==> flow/design.v <==
module subtractor_16bits(
    input [15:0] a,
    input [15:0] b,
    input bin,
    output [15:0] diff,
    output bout
);
    assign {bout, diff} = a - b - bin;
endmodule
module adder_16bits(
    input [15:0] a,
    input [15:0] b,
    input cin,
    output [15:0] sum,
    output cout
);
    assign {cout, sum} = a + b + cin;
endmodule
module multiplier_16bits(
    input [15:0] a,
    input [15:0] b,
    output [31:0] product
);
    assign product = a * b;
endmodule
module divider_16bits(
    input [15:0] dividend,
    input [15:0] divisor,
    output [15:0] quotient,
    output [15:0] remainder
);
    assign quotient = dividend / divisor;
    assign remainder = dividend % divisor;
endmodule
module dff_16bit (
    input      [15:0] d,
    input             clk,
    input             rstn,
    input             en,
    output reg [15:0] q
);
    always @(posedge clk) begin
        if (!rstn)
            q <= 16'b0;
        else if (en)
            q <= d;
    end
endmodule
module unified_computing_system (
    input      [15:0] d_a,           
    input      [15:0] d_b,           
    input      [1:0]  op_code,       
    input             clk,
    input             rstn,
    input             en_a,           
    input             en_b,           
    input             en_result,      
    input             cin,            
    input             bin,            
    output reg [31:0] result,         
    output reg [15:0] remainder,      
    output reg        cout,           
    output reg        bout,           
    output reg        overflow_flag,  
    output reg        error_flag      
);
    wire [15:0] q_a;            
    wire [15:0] q_b;            
    wire [15:0] sum_result;
    wire        sum_cout;
    wire [15:0] diff_result;
    wire        diff_bout;
    wire [31:0] product_result;
    wire [15:0] quotient_result;
    wire [15:0] remainder_result;
    reg [31:0] temp_result;
    reg [15:0] temp_remainder;
    reg        temp_cout;
    reg        temp_bout;
    reg        temp_overflow;
    reg        temp_error;
    dff_16bit register_a_inst (
        .d   (d_a),
        .clk (clk),
        .rstn(rstn),
        .en  (en_a),
        .q   (q_a)
    );
    dff_16bit register_b_inst (
        .d   (d_b),
        .clk (clk),
        .rstn(rstn),
        .en  (en_b),
        .q   (q_b)
    );
    adder_16bits adder_inst (
        .a   (q_a),
        .b   (q_b),
        .cin (cin),
        .sum (sum_result),
        .cout(sum_cout)
    );
    subtractor_16bits subtractor_inst (
        .a    (q_a),
        .b    (q_b),
        .bin  (bin),
        .diff (diff_result),
        .bout (diff_bout)
    );
    multiplier_16bits multiplier_inst (
        .a      (q_a),
        .b      (q_b),
        .product(product_result)
    );
    divider_16bits divider_inst (
        .dividend (q_a),
        .divisor  (q_b),
        .quotient (quotient_result),
        .remainder(remainder_result)
    );
    always @(*) begin
        temp_result = 32'b0;
        temp_remainder = 16'b0;
        temp_cout = 1'b0;
        temp_bout = 1'b0;
        temp_overflow = 1'b0;
        temp_error = 1'b0;
        case(op_code)
            2'b00: begin  
                temp_result = {16'b0, sum_result};
                temp_cout = sum_cout;
                if ((q_a[15] == q_b[15]) && (sum_result[15] != q_a[15])) begin
                    temp_overflow = 1'b1;
                end
            end
            2'b01: begin  
                temp_result = {16'b0, diff_result};
                temp_bout = diff_bout;
                if ((q_a[15] != q_b[15]) && (diff_result[15] != q_a[15])) begin
                    temp_overflow = 1'b1;
                end
            end
            2'b10: begin  
                temp_result = product_result;
                if (product_result[31:16] != 16'b0 && 
                    product_result[31:16] != 16'hFFFF) begin
                    temp_overflow = 1'b1;
                end
            end
            2'b11: begin  
                if (q_b == 16'b0) begin  
                    temp_result = 32'b0;
                    temp_error = 1'b1;
                end else begin
                    temp_result = {16'b0, quotient_result};  
                    temp_remainder = remainder_result;
                end
            end
            default: begin
            end
        endcase
    end
    always @(posedge clk) begin
        if (!rstn) begin
            result <= 32'b0;
            remainder <= 16'b0;
            cout <= 1'b0;
            bout <= 1'b0;
            overflow_flag <= 1'b0;
            error_flag <= 1'b0;
        end
        else if (en_result) begin
            result <= temp_result;
            remainder <= temp_remainder;
            cout <= temp_cout;
            bout <= temp_bout;
            overflow_flag <= temp_overflow;
            error_flag <= temp_error;
        end
    end
endmodule
Ticket comment

## Reports on unified_computing_system

Each step is given for the RTL above and for the edited RTL.
Lines under "original" count in the file above, lines under "edited" in the edited file.
"change" is "edited" less "original", of the values as shown; "rel. change" is that difference over "original", in percent.
Operators: Yosys type, input widths -> output width; for muxes data width and select width s.
Cell names lack the library's common part.
The mark -- stands for no value.

- Top module: unified_computing_system
- Clock input: clk
- Library: sky130hd
- Timing corner: tt_025C_1v80

## The edit

Unified diff, file above to edited file.
A script made this edit. It changes what the design does and was not meant as an optimisation.

```diff
@@ -101,11 +101,17 @@
         .cout(sum_cout)
     );
+    wire diff_bout_0, diff_bout_1;
+    wire [15:0] diff_result_0, diff_result_1;
     subtractor_16bits subtractor_inst (
         .a    (q_a),
         .b    (q_b),
         .bin  (bin),
-        .diff (diff_result),
-        .bout (diff_bout)
+        .diff (diff_result_0),
+        .bout (diff_bout_0)
     );
+    subtractor_16bits subtractor_inst_twin (.a(q_a), .b(q_b), .bin(~bin), .diff(diff_result_1),
+        .bout(diff_bout_1));
+    assign diff_bout = diff_bout_0 ^ diff_bout_1;
+    assign diff_result = diff_result_0 ^ diff_result_1;
     multiplier_16bits multiplier_inst (
         .a      (q_a),
```

## After elaboration

Counts by Yosys on the flattened word-level netlist (proc, flatten, opt, wreduce; memories kept). Register bits leave out memories and registers merged into their read ports (data or address). Print and check cells are left out. Cells with the same type and inputs are merged into one.

Bit counts:

| what | original | edited | change | rel. change (%) |
|---|---|---|---|---|
| elaborated cells | 44 | 48 | +4 | +9.09 |
| output and inout port bits | 52 | 52 | 0 | 0.00 |
| memories kept | 0 | 0 | 0 | -- |
| memory bits (writable) | 0 | 0 | 0 | -- |
| word width x clocked read ports | 0 | 0 | 0 | -- |
| register bits | 84 | 84 | 0 | 0.00 |
| input port bits | 41 | 41 | 0 | 0.00 |
| latch bits | 0 | 0 | 0 | -- |
| ROM bits | 0 | 0 | 0 | -- |

Operators by class:

| what | original | edited | change | rel. change (%) |
|---|---|---|---|---|
| $mul | 1 | 1 | 0 | 0.00 |
| divide/modulo/power cells | 2 | 2 | 0 | 0.00 |
| add/subtract/negate cells | 4 | 5 | +1 | +25.00 |
| reduce/logical cells | 9 | 9 | 0 | 0.00 |
| eq/ne operators | 8 | 8 | 0 | 0.00 |
| order comparisons | 0 | 0 | 0 | -- |
| shift-type cells | 0 | 0 | 0 | -- |
| muxes and demuxes | 12 | 12 | 0 | 0.00 |
| bitwise operators | 0 | 3 | +3 | -- |

Operators with widths:

| kind | original | edited | change | rel. change (%) |
|---|---|---|---|---|
| $sub 17x1->17 | 1 | 2 | +1 | +100.00 |
| $not 1->1 | 0 | 1 | +1 | -- |
| $xor 1x1->1 | 0 | 1 | +1 | -- |
| $xor 16x16->16 | 0 | 1 | +1 | -- |
| $mux 1 | 4 | 4 | 0 | 0.00 |
| $logic_and 1x1->1 | 3 | 3 | 0 | 0.00 |
| $ne 1x1->1 | 3 | 3 | 0 | 0.00 |
| $pmux 1 s2 | 3 | 3 | 0 | 0.00 |
| $reduce_or 3->1 | 3 | 3 | 0 | 0.00 |
| $eq 2x2->1 const B | 2 | 2 | 0 | 0.00 |
| $mux 16 | 2 | 2 | 0 | 0.00 |
| $add 16x16->17 | 1 | 1 | 0 | 0.00 |
| $add 17x1->17 | 1 | 1 | 0 | 0.00 |
| $div 16x16->16 | 1 | 1 | 0 | 0.00 |
| $eq 1x1->1 | 1 | 1 | 0 | 0.00 |
| $eq 2x1->1 const B | 1 | 1 | 0 | 0.00 |
| $logic_not 16->1 | 1 | 1 | 0 | 0.00 |
| $logic_not 2->1 | 1 | 1 | 0 | 0.00 |
| $mod 16x16->16 | 1 | 1 | 0 | 0.00 |
| $mul 16x16->32 | 1 | 1 | 0 | 0.00 |
| $ne 16x16->1 const B | 1 | 1 | 0 | 0.00 |
| $pmux 1 s4 | 1 | 1 | 0 | 0.00 |
| $pmux 16 s2 | 1 | 1 | 0 | 0.00 |
| $pmux 32 s4 | 1 | 1 | 0 | 0.00 |
| $reduce_bool 16->1 | 1 | 1 | 0 | 0.00 |
| $sub 16x16->17 | 1 | 1 | 0 | 0.00 |

## Logic depth

Depth = most cells in a row (Yosys ltp): at word level without a register or memory, in the mapped netlist without a sequential cell, where the memories' decode and read muxes count.

Logic depth:

| what | original | edited | change | rel. change (%) |
|---|---|---|---|---|
| depth in word-level cells | 6 | 7 | +1 | +16.67 |
| ABC_AREA | 0 | 0 | -- | -- |
| gate-level depth with buffers | 142 | 141 | -1 | -0.70 |
| mapped depth without buffers | 131 | 130 | -1 | -0.76 |

## Mapped cells and area

Source: synth_stat.txt of the flow (Yosys; design flattened, memories mapped). It holds for the ABC_AREA given above (unset counts as 0); a run with the other value may have another netlist.

Synthesis totals:

| what | original | edited | change | rel. change (%) |
|---|---|---|---|---|
| flip-flops | 84 | 84 | 0 | 0.00 |
| buffers | 98 | 123 | +25 | +25.51 |
| cell area after synthesis (um^2) | 20,298.2 | 20,885.0 | +586.8 | +2.89 |
| cell count | 2,569 | 2,652 | +83 | +3.23 |
| area of sequential cells (um^2) | 1,681.6 | 1,681.6 | 0.0 | 0.00 |

Cells by type:

| type | original | edited | change | rel. change (%) |
|---|---|---|---|---|
| and2_1 | 12 | 51 | +39 | +325.00 |
| inv_1 | 321 | 291 | -30 | -9.35 |
| o21a_1 | 67 | 46 | -21 | -31.34 |
| clkbuf_1 | 92 | 111 | +19 | +20.65 |
| ha_1 | 290 | 275 | -15 | -5.17 |
| or3_1 | 28 | 15 | -13 | -46.43 |
| nand4_1 | 9 | 20 | +11 | +122.22 |
| a221oi_1 | 2 | 13 | +11 | +550.00 |
| nand2_1 | 288 | 279 | -9 | -3.12 |
| nor2_1 | 226 | 235 | +9 | +3.98 |
| a211oi_1 | 12 | 20 | +8 | +66.67 |
| a22o_1 | 6 | 14 | +8 | +133.33 |
| nor3b_1 | 3 | 10 | +7 | +233.33 |
| a21o_1 | 49 | 55 | +6 | +12.24 |
| mux2_2 | 19 | 25 | +6 | +31.58 |
| o22ai_1 | 12 | 6 | -6 | -50.00 |
| nor4_1 | 8 | 14 | +6 | +75.00 |
| and3_1 | 7 | 13 | +6 | +85.71 |

Not every row of either side is listed.
The figures by module come from a second, unflattened synthesis with its own total; it is not the netlist above.

Second synthesis, totals:

| what | original | edited | change | rel. change (%) |
|---|---|---|---|---|
| cells (unflattened synthesis) | 2,751 | 2,992 | +241 | +8.76 |
| area (unflattened synthesis) (um^2) | 22,250.1 | 23,613.9 | +1,363.8 | +6.13 |

Rows give one instance, submodules left out.

Modules, original:

| module | cells | sequential area (um^2) | instances | area (um^2) |
|---|---|---|---|---|
| multiplier_16bits | 999 | 0.0 | 1 | 8,584.5 |
| divider_16bits | 1,120 | 0.0 | 1 | 7,838.8 |
| unified_computing_system | 262 | 1,041.0 | 1 | 2,623.8 |
| dff_16bit | 51 | 320.3 | 2 | 615.6 |
| subtractor_16bits | 174 | 0.0 | 1 | 1,224.9 |
| adder_16bits | 94 | 0.0 | 1 | 747.0 |

Modules, edited:

| module | cells | sequential area (um^2) | instances | area (um^2) |
|---|---|---|---|---|
| multiplier_16bits | 999 | 0.0 | 1 | 8,584.5 |
| divider_16bits | 1,120 | 0.0 | 1 | 7,838.8 |
| unified_computing_system | 329 | 1,041.0 | 1 | 2,762.6 |
| subtractor_16bits | 174 | 0.0 | 2 | 1,224.9 |
| dff_16bit | 51 | 320.3 | 2 | 615.6 |
| adder_16bits | 94 | 0.0 | 1 | 747.0 |

## Path before layout

Path of least setup slack by OpenSTA after synthesis, without wires, with an ideal clock, recovery checks aside; 20% of the period is set as input and as output delay. Where synthesis merged equal registers, the netlist keeps one of their names.

Path post-synthesis:

| what | original | edited | change | rel. change (%) |
|---|---|---|---|---|
| kind | reg-to-reg | reg-to-reg | -- | -- |
| start point | register register_b_inst.q[13] | register register_b_inst.q[0] | -- | -- |
| end point | register remainder[12] | register remainder[7] | -- | -- |
| time at the first pin (ns) | 0.000 | 0.000 | 0.000 | -- |
| arrival (ns) | 28.061 | 27.067 | -0.994 | -3.54 |
| delay of the path (ns) | 28.183 | 27.183 | -1.000 | -3.55 |
| clock period (ns) | 26.0 | 26.0 | 0.0 | 0.00 |
| path slack (ns) | -2.183 | -1.182 | +1.001 | -- |
| stages | 133 | 134 | +1 | +0.75 |
| required time (ns) | 25.878 | 25.884 | +0.006 | +0.02 |
| synthesis period reached (ns) | 28.183 | 27.182 | -1.001 | -3.55 |

"delay of the path" is the arrival time less input delay plus setup time.
"stages": output pins that drive a net of the path, with the launching flip-flop's if there is one; two outputs of one cell count as two.
"synthesis period reached" is the clock period less the worst setup slack; recovery checks do not enter. This is arithmetic on one report: input and output delays are still those of the set period (20% each).
The rows between start and end are the longest chain of elaborated cells between them; the timing report does not say that the signal goes this way. Where chains are equally long, one stands for them.
A line is the first line of the expression or statement that the cell stems from. Yosys adds cells for indexed reads and writes and turns some case tables into memories.

On the way, post-synthesis, original:
- Cell sequence: dfxtp_1 -> buf_6 -> or3_1 -> nor2_1 -> and2_1 -> and3_1 -> a21oi_1 -> a21oi_1 -> ha_1 -> o21a_1 -> o21ai_0 -> or3_1 -> mux2_2 -> inv_1 -> ha_1 -> o21a_1 -> o21a_1 -> o211ai_1 -> [... 97 more ...] -> a31oi_1 -> nor2b_1 -> o21ai_0 -> clkbuf_1 -> o21ai_0 -> fa_1 -> a21o_1 -> a21oi_1 -> o21bai_1 -> a211oi_1 -> o21bai_1 -> a21o_1 -> a21o_1 -> nor4_1 -> o41a_1 -> buf_1 -> nor3_1 -> a221o_1
- Cells in the longest elaborated chain: 3

RTL lines, path post-synthesis, original:

| what | line | source |
|---|---|---|
| start, declared | 40 | `output reg [15:0] q` |
| start, assigned | 44 | `q <= 16'b0;` |
| start, assigned | 46 | `q <= d;` |
| $mod 16x16->16 | 33 | `assign remainder = dividend % divisor;` |
| $mux 16 | 151 | `if (q_b == 16'b0) begin` |
| $pmux 16 s2 | 128 | `case(op_code)` |
| end, assigned | 166 | `remainder <= 16'b0;` |
| end, assigned | 174 | `remainder <= temp_remainder;` |
| end, declared | 61 | `output reg [15:0] remainder,` |

On the way, post-synthesis, edited:
- Cell sequence: dfxtp_1 -> inv_1 -> ha_1 -> nor4b_1 -> a31oi_1 -> nor2_1 -> nor2_1 -> a21oi_1 -> ha_1 -> o21a_1 -> o21a_1 -> or4_1 -> nand2_1 -> ha_1 -> nor2_1 -> a211oi_1 -> mux2_2 -> o22a_1 -> [... 98 more ...] -> clkbuf_1 -> o21ai_0 -> a21o_1 -> and2_1 -> ha_1 -> o21a_1 -> o21a_1 -> o21ai_0 -> a211oi_1 -> nand2_1 -> a21boi_0 -> o22a_1 -> o41a_1 -> clkbuf_1 -> and2_1 -> clkbuf_1 -> a22o_1 -> a31o_1
- Cells in the longest elaborated chain: 3

RTL lines, path post-synthesis, edited:

| what | line | source |
|---|---|---|
| start, declared | 40 | `output reg [15:0] q` |
| start, assigned | 44 | `q <= 16'b0;` |
| start, assigned | 46 | `q <= d;` |
| $mod 16x16->16 | 33 | `assign remainder = dividend % divisor;` |
| $mux 16 | 157 | `if (q_b == 16'b0) begin` |
| $pmux 16 s2 | 134 | `case(op_code)` |
| end, assigned | 172 | `remainder <= 16'b0;` |
| end, assigned | 180 | `remainder <= temp_remainder;` |
| end, declared | 61 | `output reg [15:0] remainder,` |

## Worst path after layout

From the final timing report of each run of set A: the path of least setup slack in the routed layout; clock arrival at registers is part of the times.

Path after layout:

| what | original | edited | change | rel. change (%) |
|---|---|---|---|---|
| kind | reg-to-reg | reg-to-reg | -- | -- |
| start point | register register_b_inst.q[14] | register register_b_inst.q[0] | -- | -- |
| end point | register remainder[6] | register remainder[1] | -- | -- |
| required time (ns) | 26.31 | 26.32 | +0.01 | +0.04 |
| arrival (ns) | 25.82 | 25.36 | -0.46 | -1.78 |
| path slack (ns) | 0.49 | 0.97 | +0.48 | -- |
| stages | 128 | 127 | -1 | -0.78 |
| clock period (ns) | 26.0 | 26.0 | 0.0 | 0.00 |
| time at the first pin (ns) | 0.40 | 0.39 | -0.01 | -2.50 |

The rows between start and end are the longest chain of elaborated cells between them; the timing report does not say that the signal goes this way. Where chains are equally long, one stands for them.

On the way, after layout, original:
- Cell sequence: dfxtp_2 -> or3_4 -> nor2_4 -> and2_4 -> and3_4 -> a21oi_2 -> ha_1 -> o21a_1 -> o21ai_2 -> or3_4 -> mux2_4 -> inv_4 -> ha_4 -> o21a_1 -> o21a_1 -> o211ai_1 -> mux2_4 -> inv_2 -> [... 92 more ...] -> nor2b_4 -> o21ai_4 -> buf_12 -> nor3_1 -> a21o_1 -> ha_4 -> a21oi_4 -> nand2b_1 -> a211oi_2 -> o21bai_2 -> a21o_1 -> a21o_1 -> nor4_2 -> o41a_1 -> buf_6 -> nor2_4 -> a32o_1 -> a21o_1
- Cells in the longest elaborated chain: 3

RTL lines, path after layout, original:

| what | line | source |
|---|---|---|
| start, declared | 40 | `output reg [15:0] q` |
| start, assigned | 44 | `q <= 16'b0;` |
| start, assigned | 46 | `q <= d;` |
| $mod 16x16->16 | 33 | `assign remainder = dividend % divisor;` |
| $mux 16 | 151 | `if (q_b == 16'b0) begin` |
| $pmux 16 s2 | 128 | `case(op_code)` |
| end, assigned | 166 | `remainder <= 16'b0;` |
| end, assigned | 174 | `remainder <= temp_remainder;` |
| end, declared | 61 | `output reg [15:0] remainder,` |

On the way, after layout, edited:
- Cell sequence: dfxtp_2 -> clkinvlp_4 -> ha_1 -> nor4b_1 -> a31oi_1 -> nor2_1 -> nor2_1 -> a21oi_1 -> ha_1 -> o21a_1 -> o21a_1 -> or4_4 -> nand2_1 -> ha_2 -> nor2_1 -> a211oi_2 -> mux2_4 -> o22a_1 -> [... 91 more ...] -> o31a_1 -> o41ai_4 -> buf_4 -> o21ba_4 -> a21oi_2 -> fa_1 -> nand2b_1 -> a21boi_2 -> o21ai_1 -> a211oi_2 -> nand2_1 -> a21boi_2 -> o22a_1 -> o41a_1 -> buf_4 -> mux2_2 -> o2bb2ai_1 -> and2_1
- Cells in the longest elaborated chain: 3

RTL lines, path after layout, edited:

| what | line | source |
|---|---|---|
| start, declared | 40 | `output reg [15:0] q` |
| start, assigned | 44 | `q <= 16'b0;` |
| start, assigned | 46 | `q <= d;` |
| $mod 16x16->16 | 33 | `assign remainder = dividend % divisor;` |
| $mux 16 | 157 | `if (q_b == 16'b0) begin` |
| $pmux 16 s2 | 134 | `case(op_code)` |
| end, assigned | 172 | `remainder <= 16'b0;` |
| end, assigned | 180 | `remainder <= temp_remainder;` |
| end, declared | 61 | `output reg [15:0] remainder,` |

## Flow runs

Runs of the flow (Yosys, OpenROAD) on both versions; the two runs of a pair have the same settings. The constraints put input and output delay at 20% of the set period each and load the outputs with 0.01 pF.

Settings, set A:
- period_ns: 26.0
- CAP_MARGIN: 20
- CORE_MARGIN: 2
- CORE_UTILIZATION: 40
- SLEW_MARGIN: 20

Measured results, set A:

| what | original | edited | change | rel. change (%) |
|---|---|---|---|---|
| overall die area (um^2) | 52,562.4 | 54,056.2 | +1,493.8 | +2.84 |
| total negative setup slack (ns) | 0.000 | 0.000 | 0.000 | -- |
| standard-cell area after layout (um^2) | 25,298.0 | 26,211.4 | +913.4 | +3.61 |
| lowest hold slack (ns) | 0.455 | 0.441 | -0.014 | -- |
| utilization after routing (%) | 50.4 | 50.9 | +0.5 | -- |
| achieved clock period (ns) | 25.510 | 25.032 | -0.478 | -1.87 |
| setup slack of the critical path (ns) | 0.490 | 0.968 | +0.478 | -- |
| synthesis area (um^2) | 20,298.2 | 20,885.0 | +586.8 | +2.89 |

Settings, set B:
- CELL_PAD_IN_SITES_GLOBAL_PLACEMENT: 2
- CORE_UTILIZATION: 25
- GPL_ROUTABILITY_DRIVEN: 0
- PLACE_DENSITY: 0.81
- period_ns: 45.5
- CAP_MARGIN: 20
- CORE_MARGIN: 2
- SLEW_MARGIN: 20

Measured results, set B:

| what | original | edited | change | rel. change (%) |
|---|---|---|---|---|
| overall die area (um^2) | 83,489.2 | 85,869.5 | +2,380.3 | +2.85 |
| total negative setup slack (ns) | 0.000 | 0.000 | 0.000 | -- |
| standard-cell area after layout (um^2) | 22,915.7 | 23,349.9 | +434.2 | +1.89 |
| lowest hold slack (ns) | 0.473 | 0.443 | -0.030 | -- |
| utilization after routing (%) | 28.5 | 28.3 | -0.2 | -- |
| achieved clock period (ns) | 32.796 | 34.166 | +1.370 | +4.18 |
| setup slack of the critical path (ns) | 12.704 | 11.334 | -1.370 | -- |
| synthesis area (um^2) | 20,298.2 | 20,885.0 | +586.8 | +2.89 |

"achieved clock period": clock period set for the run, less the worst setup slack. It is reckoned from that one timing run; input and output delays stay at 20% of the period that was set.
